==> flow/design.v <==
module ALU #(
    parameter DATA_W = 32
)
(
    input                       i_clk,    
    input                       i_rst_n,  
    input                       i_valid,  
    input [DATA_W - 1 : 0]      i_A,      
    input [DATA_W - 1 : 0]      i_B,      
    input [         2 : 0]      i_inst,   
    output [2*DATA_W - 1 : 0]   o_data,   
    output                      o_done    
);
    parameter S_IDLE           = 2'd0;
    parameter S_ONE_CYCLE_OP   = 2'd1;
    parameter S_MULTI_CYCLE_OP = 2'd2;
    reg  [         1: 0] state, state_nxt;  
    reg  [  DATA_W-1: 0] operand_a, operand_a_nxt;
    reg  [  DATA_W-1: 0] operand_b, operand_b_nxt;
    reg  [         2: 0] inst, inst_nxt;
    wire [  DATA_W-1: 0] add_buf, sub_buf;
    reg  [  2*DATA_W: 0] shift_reg, shift_reg_nxt;
    reg                  done, done_nxt;
    reg  [         4: 0] counter;
    assign add_buf = operand_a + operand_b;
    assign sub_buf = operand_a - operand_b;
    assign o_data = shift_reg[ 2*DATA_W-1: 0];
    assign o_done = done;
    always @(*) begin
        if (i_valid) begin
            operand_a_nxt = i_A;
            operand_b_nxt = i_B;
            inst_nxt      = i_inst;
        end
        else begin
            operand_a_nxt = operand_a;
            operand_b_nxt = operand_b;
            inst_nxt      = inst;
        end
    end
    always @(*) begin
        case(state)
            S_IDLE           :  begin
                if (i_valid) state_nxt = (i_inst >= 6 ) ? S_MULTI_CYCLE_OP : S_ONE_CYCLE_OP;
                else state_nxt = state;
            end
            S_ONE_CYCLE_OP   :  state_nxt = S_IDLE;
            S_MULTI_CYCLE_OP :  state_nxt = (counter == 31) ? S_IDLE : state;           
            default : state_nxt = state;
        endcase
    end
    always @(posedge i_clk) begin 
        counter <= (state == S_MULTI_CYCLE_OP) ? counter + 5'd1 : 5'd0;
    end
    always @(*) begin
        shift_reg_nxt = shift_reg;
        case (state)
            S_IDLE          : begin
                shift_reg_nxt = 65'b0;
                done_nxt = 1'b0;
            end
            S_ONE_CYCLE_OP  : begin
                case (inst)
                    3'd0    : begin
                        if ((operand_a[DATA_W-1] == 1) && (operand_b[DATA_W-1] == 1) && (add_buf[DATA_W-1] == 0))
                            shift_reg_nxt[31:0] = {1'b1, 31'b0};
                        else if ((operand_a[DATA_W-1] == 0) && (operand_b[DATA_W-1] == 0) && (add_buf[DATA_W-1] == 1))
                            shift_reg_nxt[31:0] = {1'b0, {31{1'b1}}};
                        else
                            shift_reg_nxt[31:0] = add_buf;
                    end
                    3'd1    : begin
                        if ((operand_a[DATA_W-1] == 1) && (operand_b[DATA_W-1] == 0) && (sub_buf[DATA_W-1] == 0))
                            shift_reg_nxt[31:0] = {1'b1, 31'b0};
                        else if ((operand_a[DATA_W-1] == 0) && (operand_b[DATA_W-1] == 1) && (sub_buf[DATA_W-1] == 1))
                            shift_reg_nxt[31:0] = {1'b0, {31{1'b1}}};
                        else
                            shift_reg_nxt[31:0] = sub_buf;
                    end
                    3'd2    : shift_reg_nxt[31:0] = operand_a & operand_b;
                    3'd3    : shift_reg_nxt[31:0] = operand_a | operand_b;
                    3'd4    : shift_reg_nxt[31:0] = ($signed(operand_a) < $signed(operand_b)) ? 32'd1 : 32'd0;
                    3'd5    : shift_reg_nxt[31:0] = $signed(operand_a) >>> $signed(operand_b);
                    default : shift_reg_nxt[31:0] = shift_reg[31:0];
                endcase
                shift_reg_nxt[64:32] = 33'b0;
                done_nxt = 1'b1;
            end
            S_MULTI_CYCLE_OP: begin
                case (inst)
                    3'd6    : begin
                        if (counter == 0)
                            shift_reg_nxt[31:0] = operand_a;
                        else
                            shift_reg_nxt[31:0] = shift_reg[31:0];
                        if(shift_reg_nxt[0] == 1)
                            shift_reg_nxt[64:32] = shift_reg[63:32] + operand_b;
                        else
                            shift_reg_nxt[64:32] = shift_reg[63:32];
                        shift_reg_nxt = shift_reg_nxt >> 1;
                        if (counter == 31) 
                            done_nxt = 1'b1;
                        else 
                            done_nxt = 1'b0;
                    end
                    3'd7    :begin
                        if (counter == 0) begin
                            if ((operand_b == 1) && (operand_a[31] == 1)) begin
                                shift_reg_nxt[31:1] = operand_a[30:0];
                                shift_reg_nxt[32] = 0;
                                shift_reg_nxt[0] = 1;
                            end
                            else begin
                                shift_reg_nxt[32:1] = operand_a;
                                shift_reg_nxt[0] = 0;
                            end
                            shift_reg_nxt[63:33] = shift_reg[63:33];
                        end
                        else begin
                            if (shift_reg[63:32] >= operand_b) begin
                                shift_reg_nxt[63:32] = shift_reg[63:32] - operand_b;
                                shift_reg_nxt[0] = 1;
                            end
                            else begin
                                shift_reg_nxt[63:32] = shift_reg[63:32];
                                shift_reg_nxt[0] = 0;
                            end
                            shift_reg_nxt[31:1] = shift_reg[31:1];
                        end
                        if (counter == 31) 
                            done_nxt = 1'b1;
                        else begin
                            shift_reg_nxt = shift_reg_nxt << 1;
                            done_nxt = 1'b0;
                        end
                    end
                    default :begin
                        shift_reg_nxt = shift_reg;
                        done_nxt = done;
                    end
                endcase
            end
            default : begin
                shift_reg_nxt = shift_reg;
                done_nxt = 1'b0;
            end
        endcase
    end
    always @(posedge i_clk or negedge i_rst_n) begin
        if(!i_rst_n) begin 
            done <= 0;
        end
        else begin
            done <= done_nxt;
        end
    end
    always @(posedge i_clk or negedge i_rst_n) begin
        if (!i_rst_n) begin
            state       <= S_IDLE;
            operand_a   <= 0;
            operand_b   <= 0;
            inst        <= 0;
            shift_reg   <= 0;
        end
        else begin
            state       <= state_nxt;
            operand_a   <= operand_a_nxt;
            operand_b   <= operand_b_nxt;
            inst        <= inst_nxt;
            shift_reg   <= shift_reg_nxt;
        end
    end
endmodule
From RTL to reports: ALU --
The steps from the RTL of ALU to its reports follow in flow order. Line numbers count from 1 in the design file above. Operators carry their Yosys type and port widths (W data, S select, Z words). Library cell names are shortened. Not given: -
Inputs: design top ALU, clock i_clk, library sky130hd, library corner tt_025C_1v80

After elaboration --
Counts by Yosys on the flattened word-level netlist (proc, flatten, opt, wreduce; memories kept). Register bits leave out memories and registers merged into their read ports (data or address). Print and check cells are left out. Cells with the same type and inputs are merged into one.
Word-level totals: flip-flop bits (word level) 139, latch bits 0, RAM bits 0, bits in read-only memories 0, word width x clocked read ports 0, memories kept 0, output and inout port bits 65
Operators by class: add/subtract/negate cells 5, $mul 0, div/mod/pow operators 0, magnitude comparators 3, eq/ne operators 15, shifts and indexed selects 1, multiplexer cells 29, bitwise gates (word level) 6, reduce/logical cells 19
Operators by type and width (count):
- $mux W32 | 8
- $pmux W32 S6 | 1
- $pmux W64 S2 | 1
- $pmux W32 S3 | 1
- $sub A32 B32 Y32 | 2
- $pmux W32 S2 | 1
- $mux W64 | 1
- $mux W31 | 2
- $add A32 B32 Y33 | 1
- $mux W33 | 1
- $eq A32 B1 Y1 const B | 1
- $add A32 B32 Y32 | 1
- $ge A32 B32 Y1 | 1
- $lt A32 B32 Y1 | 1
- $and A32 B32 Y32 | 1
- $or A32 B32 Y32 | 1
- $sshr A32 B32 Y32 | 1
- $eq A3 B3 Y1 const B | 4
- $logic_and A1 B1 Y1 | 9
- $mux W1 | 8
- $ne A7 B7 Y1 const B | 1
- $eq A3 B2 Y1 const B | 2
- $reduce_and A3 Y1 | 2
- $pmux W2 S3 | 1
- $mux W2 | 3
- $add A5 B1 Y5 const B | 1
- $eq A5 B5 Y1 const B | 1
- $logic_not A5 Y1 | 1
Not listed: further kinds 14, cells in them 19.

Logic depth --
Depth = most cells in a row (Yosys ltp): at word level without a register or memory, in the mapped netlist without a sequential cell, where the memories' decode and read muxes count.
Depth: depth in word-level cells 7, ABC_AREA 0, mapped depth 18

Mapped cells and area --
Source: synth_stat.txt of the flow (Yosys; design flattened, memories mapped). It holds for the ABC_AREA given above (unset counts as 0); a run with the other value may have another netlist. The area totals of this step are shown rounded.
Mapped netlist: mapped cells 2456, synthesis area 18400 µm², sequential area 3480 µm², mapped flip-flops 140, buffers 177
Cell types:
- dfrtp_1 | count 134, area in all 3.35E+03 µm²
- ha_1 | count 165, area in all 2064.48 µm²
- o21ai_0 | count 259, area in all 1.3E+03 µm²
- a21oi_1 | count 239, area in all 1.2E+03 µm²
- nand2_1 | count 315, area in all 1.18E+03 µm²
- xnor2_1 | count 84, area in all 735.706 µm²
- nor2_1 | count 183, area in all 686.909 µm²
- mux4_2 | count 26, area in all 585.562 µm²
- inv_1 | count 122, area in all 457.939 µm²
- mux2i_1 | count 45, area in all 450.432 µm²
- nand3_1 | count 71, area in all 355.341 µm²
- a211oi_1 | count 46, area in all 345.331 µm²
- clkbuf_1 | count 92, area in all 345.331 µm²
- o211ai_1 | count 38, area in all 285.274 µm²
- a31oi_1 | count 43, area in all 269.008 µm²
- o31ai_2 | count 21, area in all 262.752 µm²
- buf_2 | count 47, area in all 235.226 µm²
- a221o_1 | count 20, area in all 200.192 µm²
Not listed: further types 87, cells in them 506.

Timing after synthesis --
Source: OpenSTA report_checks on the synthesized netlist (no wires, ideal clock, input and output delay 20% of the period each), path of least setup slack; recovery checks are left aside. Register names are those of the netlist, which keeps one name where synthesis merged equal registers.
Timing path post-synthesis: kind flip-flop to flip-flop, start point register operand_b[1], end point register shift_reg[11], period 7.0 ns, setup time 0.130 ns, launch time at the first pin 0.000 ns, data arrival time 3.713 ns, data required time 6.870 ns, slack 3.157 ns, path delay 3.843 ns, stages 18, path buffers 5, synthesis period reached 3.843 ns
"path delay" is the arrival time less input delay plus setup time. "stages" counts driving pins, that of a launching flip-flop among them; a cell with two outputs on the path counts twice. "synthesis period reached" is the clock period less the worst setup slack; recovery checks do not enter. This is arithmetic on one report: input and output delays are still those of the set period (20% each). Between the ends stands the longest chain of elaborated cells between them, by number of cells; it is not shown to be the way that was timed. Of several equally long chains one is given. A line is the first line of the expression or statement that the cell stems from. Yosys adds cells for indexed reads and writes and turns some case tables into memories.
Between the ends, post-synthesis: cell sequence dfrtp_1 buf_2 inv_1 buf_2 buf_1 ha_1 o21bai_1 o2111ai_2 a31oi_4 nand3_4 a31oi_4 or4_4 nand4_1 and2_1 buf_6 buf_12 a2111oi_2 o31ai_2, cells in the longest elaborated chain 6, elaborated cells on any way between the ends 15, RTL lines with such cells 9
RTL lines, path post-synthesis:
- from (decl) | line 19 | reg  [  DATA_W-1: 0] operand_b, operand_b_nxt;
- from (assign) | line 161 | operand_b   <= 0;
- from (assign) | line 168 | operand_b   <= operand_b_nxt;
- $sub A32 B32 Y32 | line 26 | assign sub_buf = operand_a - operand_b;
- $logic_and A1 B1 Y1 | line 75 | else if ((operand_a[DATA_W-1] == 0) && (operand_b[DATA_W-1] == 1) && (sub_buf[DATA_W-1] == 1))
- $mux W32 | line 75
- $mux W32 | line 73 | if ((operand_a[DATA_W-1] == 1) && (operand_b[DATA_W-1] == 0) && (sub_buf[DATA_W-1] == 0))
- $pmux W32 S6 | line 63 | case (inst)
- $pmux W32 S3 | line 57 | case (state)
- to (assign) | line 163 | shift_reg   <= 0;
- to (assign) | line 170 | shift_reg   <= shift_reg_nxt;
- to (decl) | line 22 | reg  [  2*DATA_W: 0] shift_reg, shift_reg_nxt;

Path in the finished layout --
Path of least setup slack in the final report of stored run 5 (OpenROAD, finished layout, wires in). Where an end is a register, its clock arrival counts in the times.
Timing path after layout: kind flip-flop to flip-flop, start point register operand_b[1], end point register shift_reg[10], period 4.61 ns, setup time 0.11 ns, launch time at the first pin 0.48 ns, data arrival time 4.65 ns, data required time 4.97 ns, slack 0.32 ns, stages 17, path buffers 4
Between the ends stands the longest chain of elaborated cells between them, by number of cells; it is not shown to be the way that was timed. Of several equally long chains one is given.
Between the ends, after layout: cell sequence dfrtp_2 buf_12 inv_2 buf_6 buf_12 ha_1 a211oi_1 o21ai_1 o2111ai_4 a2111oi_4 o21ai_2 nand2_2 xnor2_1 a31o_1 buf_6 a21oi_1 a221o_1, cells in the longest elaborated chain 6, elaborated cells on any way between the ends 15, RTL lines with such cells 9
RTL lines, path after layout:
- from (decl) | line 19 | reg  [  DATA_W-1: 0] operand_b, operand_b_nxt;
- from (assign) | line 161 | operand_b   <= 0;
- from (assign) | line 168 | operand_b   <= operand_b_nxt;
- $sub A32 B32 Y32 | line 26 | assign sub_buf = operand_a - operand_b;
- $logic_and A1 B1 Y1 | line 75 | else if ((operand_a[DATA_W-1] == 0) && (operand_b[DATA_W-1] == 1) && (sub_buf[DATA_W-1] == 1))
- $mux W32 | line 75
- $mux W32 | line 73 | if ((operand_a[DATA_W-1] == 1) && (operand_b[DATA_W-1] == 0) && (sub_buf[DATA_W-1] == 0))
- $pmux W32 S6 | line 63 | case (inst)
- $pmux W32 S3 | line 57 | case (state)
- to (assign) | line 163 | shift_reg   <= 0;
- to (assign) | line 170 | shift_reg   <= shift_reg_nxt;
- to (decl) | line 22 | reg  [  2*DATA_W: 0] shift_reg, shift_reg_nxt;

Add stored flow runs of ALU

Stored flow runs of ALU (5 of them; Yosys, OpenROAD, sky130hd). They differ in their settings and are not a sequence. Constraints: input delay and output delay 20% of the set period each, output load 0.01 pF.
By "period achieved" is meant the clock period of the run minus its worst setup slack. This is arithmetic on one report: input and output delays are still those of the set period (20% each).
"time of the worst setup path" means the part of the period allowed to the worst setup path (the constraints hold back 20% at inputs and 20% at outputs) less its slack; where the path has registers, the arrival times of their clocks count too.
"power consumption": no workload was simulated; the value follows from the tool's default switching activity.
Results are given in rounded form.

* Stored run 1 | settings: ABC_AREA 1; CAP_MARGIN 15; CELL_PAD_IN_SITES_DETAIL_PLACEMENT 1; CORE_ASPECT_RATIO 1.15; CORE_MARGIN 6; CORE_UTILIZATION 57; CTS_CLUSTER_DIAMETER 222; CTS_CLUSTER_SIZE 22; GPL_ROUTABILITY_DRIVEN 1; GPL_TIMING_DRIVEN 0; HOLD_SLACK_MARGIN 0.05; MAX_ROUTING_LAYER met4; PLACE_DENSITY_LB_ADDON 0.23; SETUP_SLACK_MARGIN -0.25; SLEW_MARGIN 35; period_ns 3.77 | stopped before the end: clock tree synthesis reported DPL-0033
* Stored run 2 | settings: ABC_AREA 1; CAP_MARGIN 5; CELL_PAD_IN_SITES_GLOBAL_PLACEMENT 2; CORE_MARGIN 2; CORE_UTILIZATION 57; GPL_TIMING_DRIVEN 0; PLACE_DENSITY_LB_ADDON 0.29; SETUP_SLACK_MARGIN 0.56; period_ns 5.15; SLEW_MARGIN 20 | stopped before the end: placement reported FLW-0024
* Stored run 3 | settings: ABC_AREA 1; CAP_MARGIN 15; CELL_PAD_IN_SITES_DETAIL_PLACEMENT 1; CORE_ASPECT_RATIO 0.53; CORE_MARGIN 3; CORE_UTILIZATION 59; CTS_CLUSTER_DIAMETER 222; CTS_CLUSTER_SIZE 22; GPL_ROUTABILITY_DRIVEN 1; GPL_TIMING_DRIVEN 0; MAX_ROUTING_LAYER met4; PLACE_DENSITY_LB_ADDON 0.02; SETUP_SLACK_MARGIN -0.25; SLEW_MARGIN 35; period_ns 3.77 | stopped before the end: placement reported DPL-0033
* Stored run 4 | settings: ABC_AREA 1; CAP_MARGIN 15; CELL_PAD_IN_SITES_DETAIL_PLACEMENT 1; CELL_PAD_IN_SITES_GLOBAL_PLACEMENT 1; CORE_ASPECT_RATIO 1.15; CORE_MARGIN 7; CORE_UTILIZATION 57; CTS_CLUSTER_DIAMETER 222; CTS_CLUSTER_SIZE 22; GPL_ROUTABILITY_DRIVEN 1; GPL_TIMING_DRIVEN 0; HOLD_SLACK_MARGIN 0.05; MAX_ROUTING_LAYER met4; PLACE_DENSITY_LB_ADDON 0.23; SETUP_SLACK_MARGIN -0.25; SLEW_MARGIN 35; TNS_END_PERCENT 50; period_ns 4.4 | stopped before the end: placement reported FLW-0024
* Stored run 5 | settings: CELL_PAD_IN_SITES_DETAIL_PLACEMENT 1; CELL_PAD_IN_SITES_GLOBAL_PLACEMENT 3; CORE_ASPECT_RATIO 0.61; CORE_UTILIZATION 37; CTS_CLUSTER_SIZE 69; GPL_ROUTABILITY_DRIVEN 1; GPL_TIMING_DRIVEN 0; HOLD_SLACK_MARGIN 0.05; MAX_ROUTING_LAYER met5; PLACE_DENSITY_LB_ADDON 0.11; SETUP_SLACK_MARGIN 0.37; SLEW_MARGIN 30; TNS_END_PERCENT 95; period_ns 4.61; CAP_MARGIN 20; CORE_MARGIN 2 | results: chip area after synthesis (Yosys) 18,400 µm²; full die area 51,700 µm²; standard-cell area of the final layout 22,000 µm²; post-layout utilization 45.0%; worst setup slack after layout 0.316 ns; post-route setup TNS 0.000 ns; power consumption 0.0112 W; period achieved 4.294 ns; time of the worst setup path 4.29 ns; worst setup path type flip-flop to flip-flop
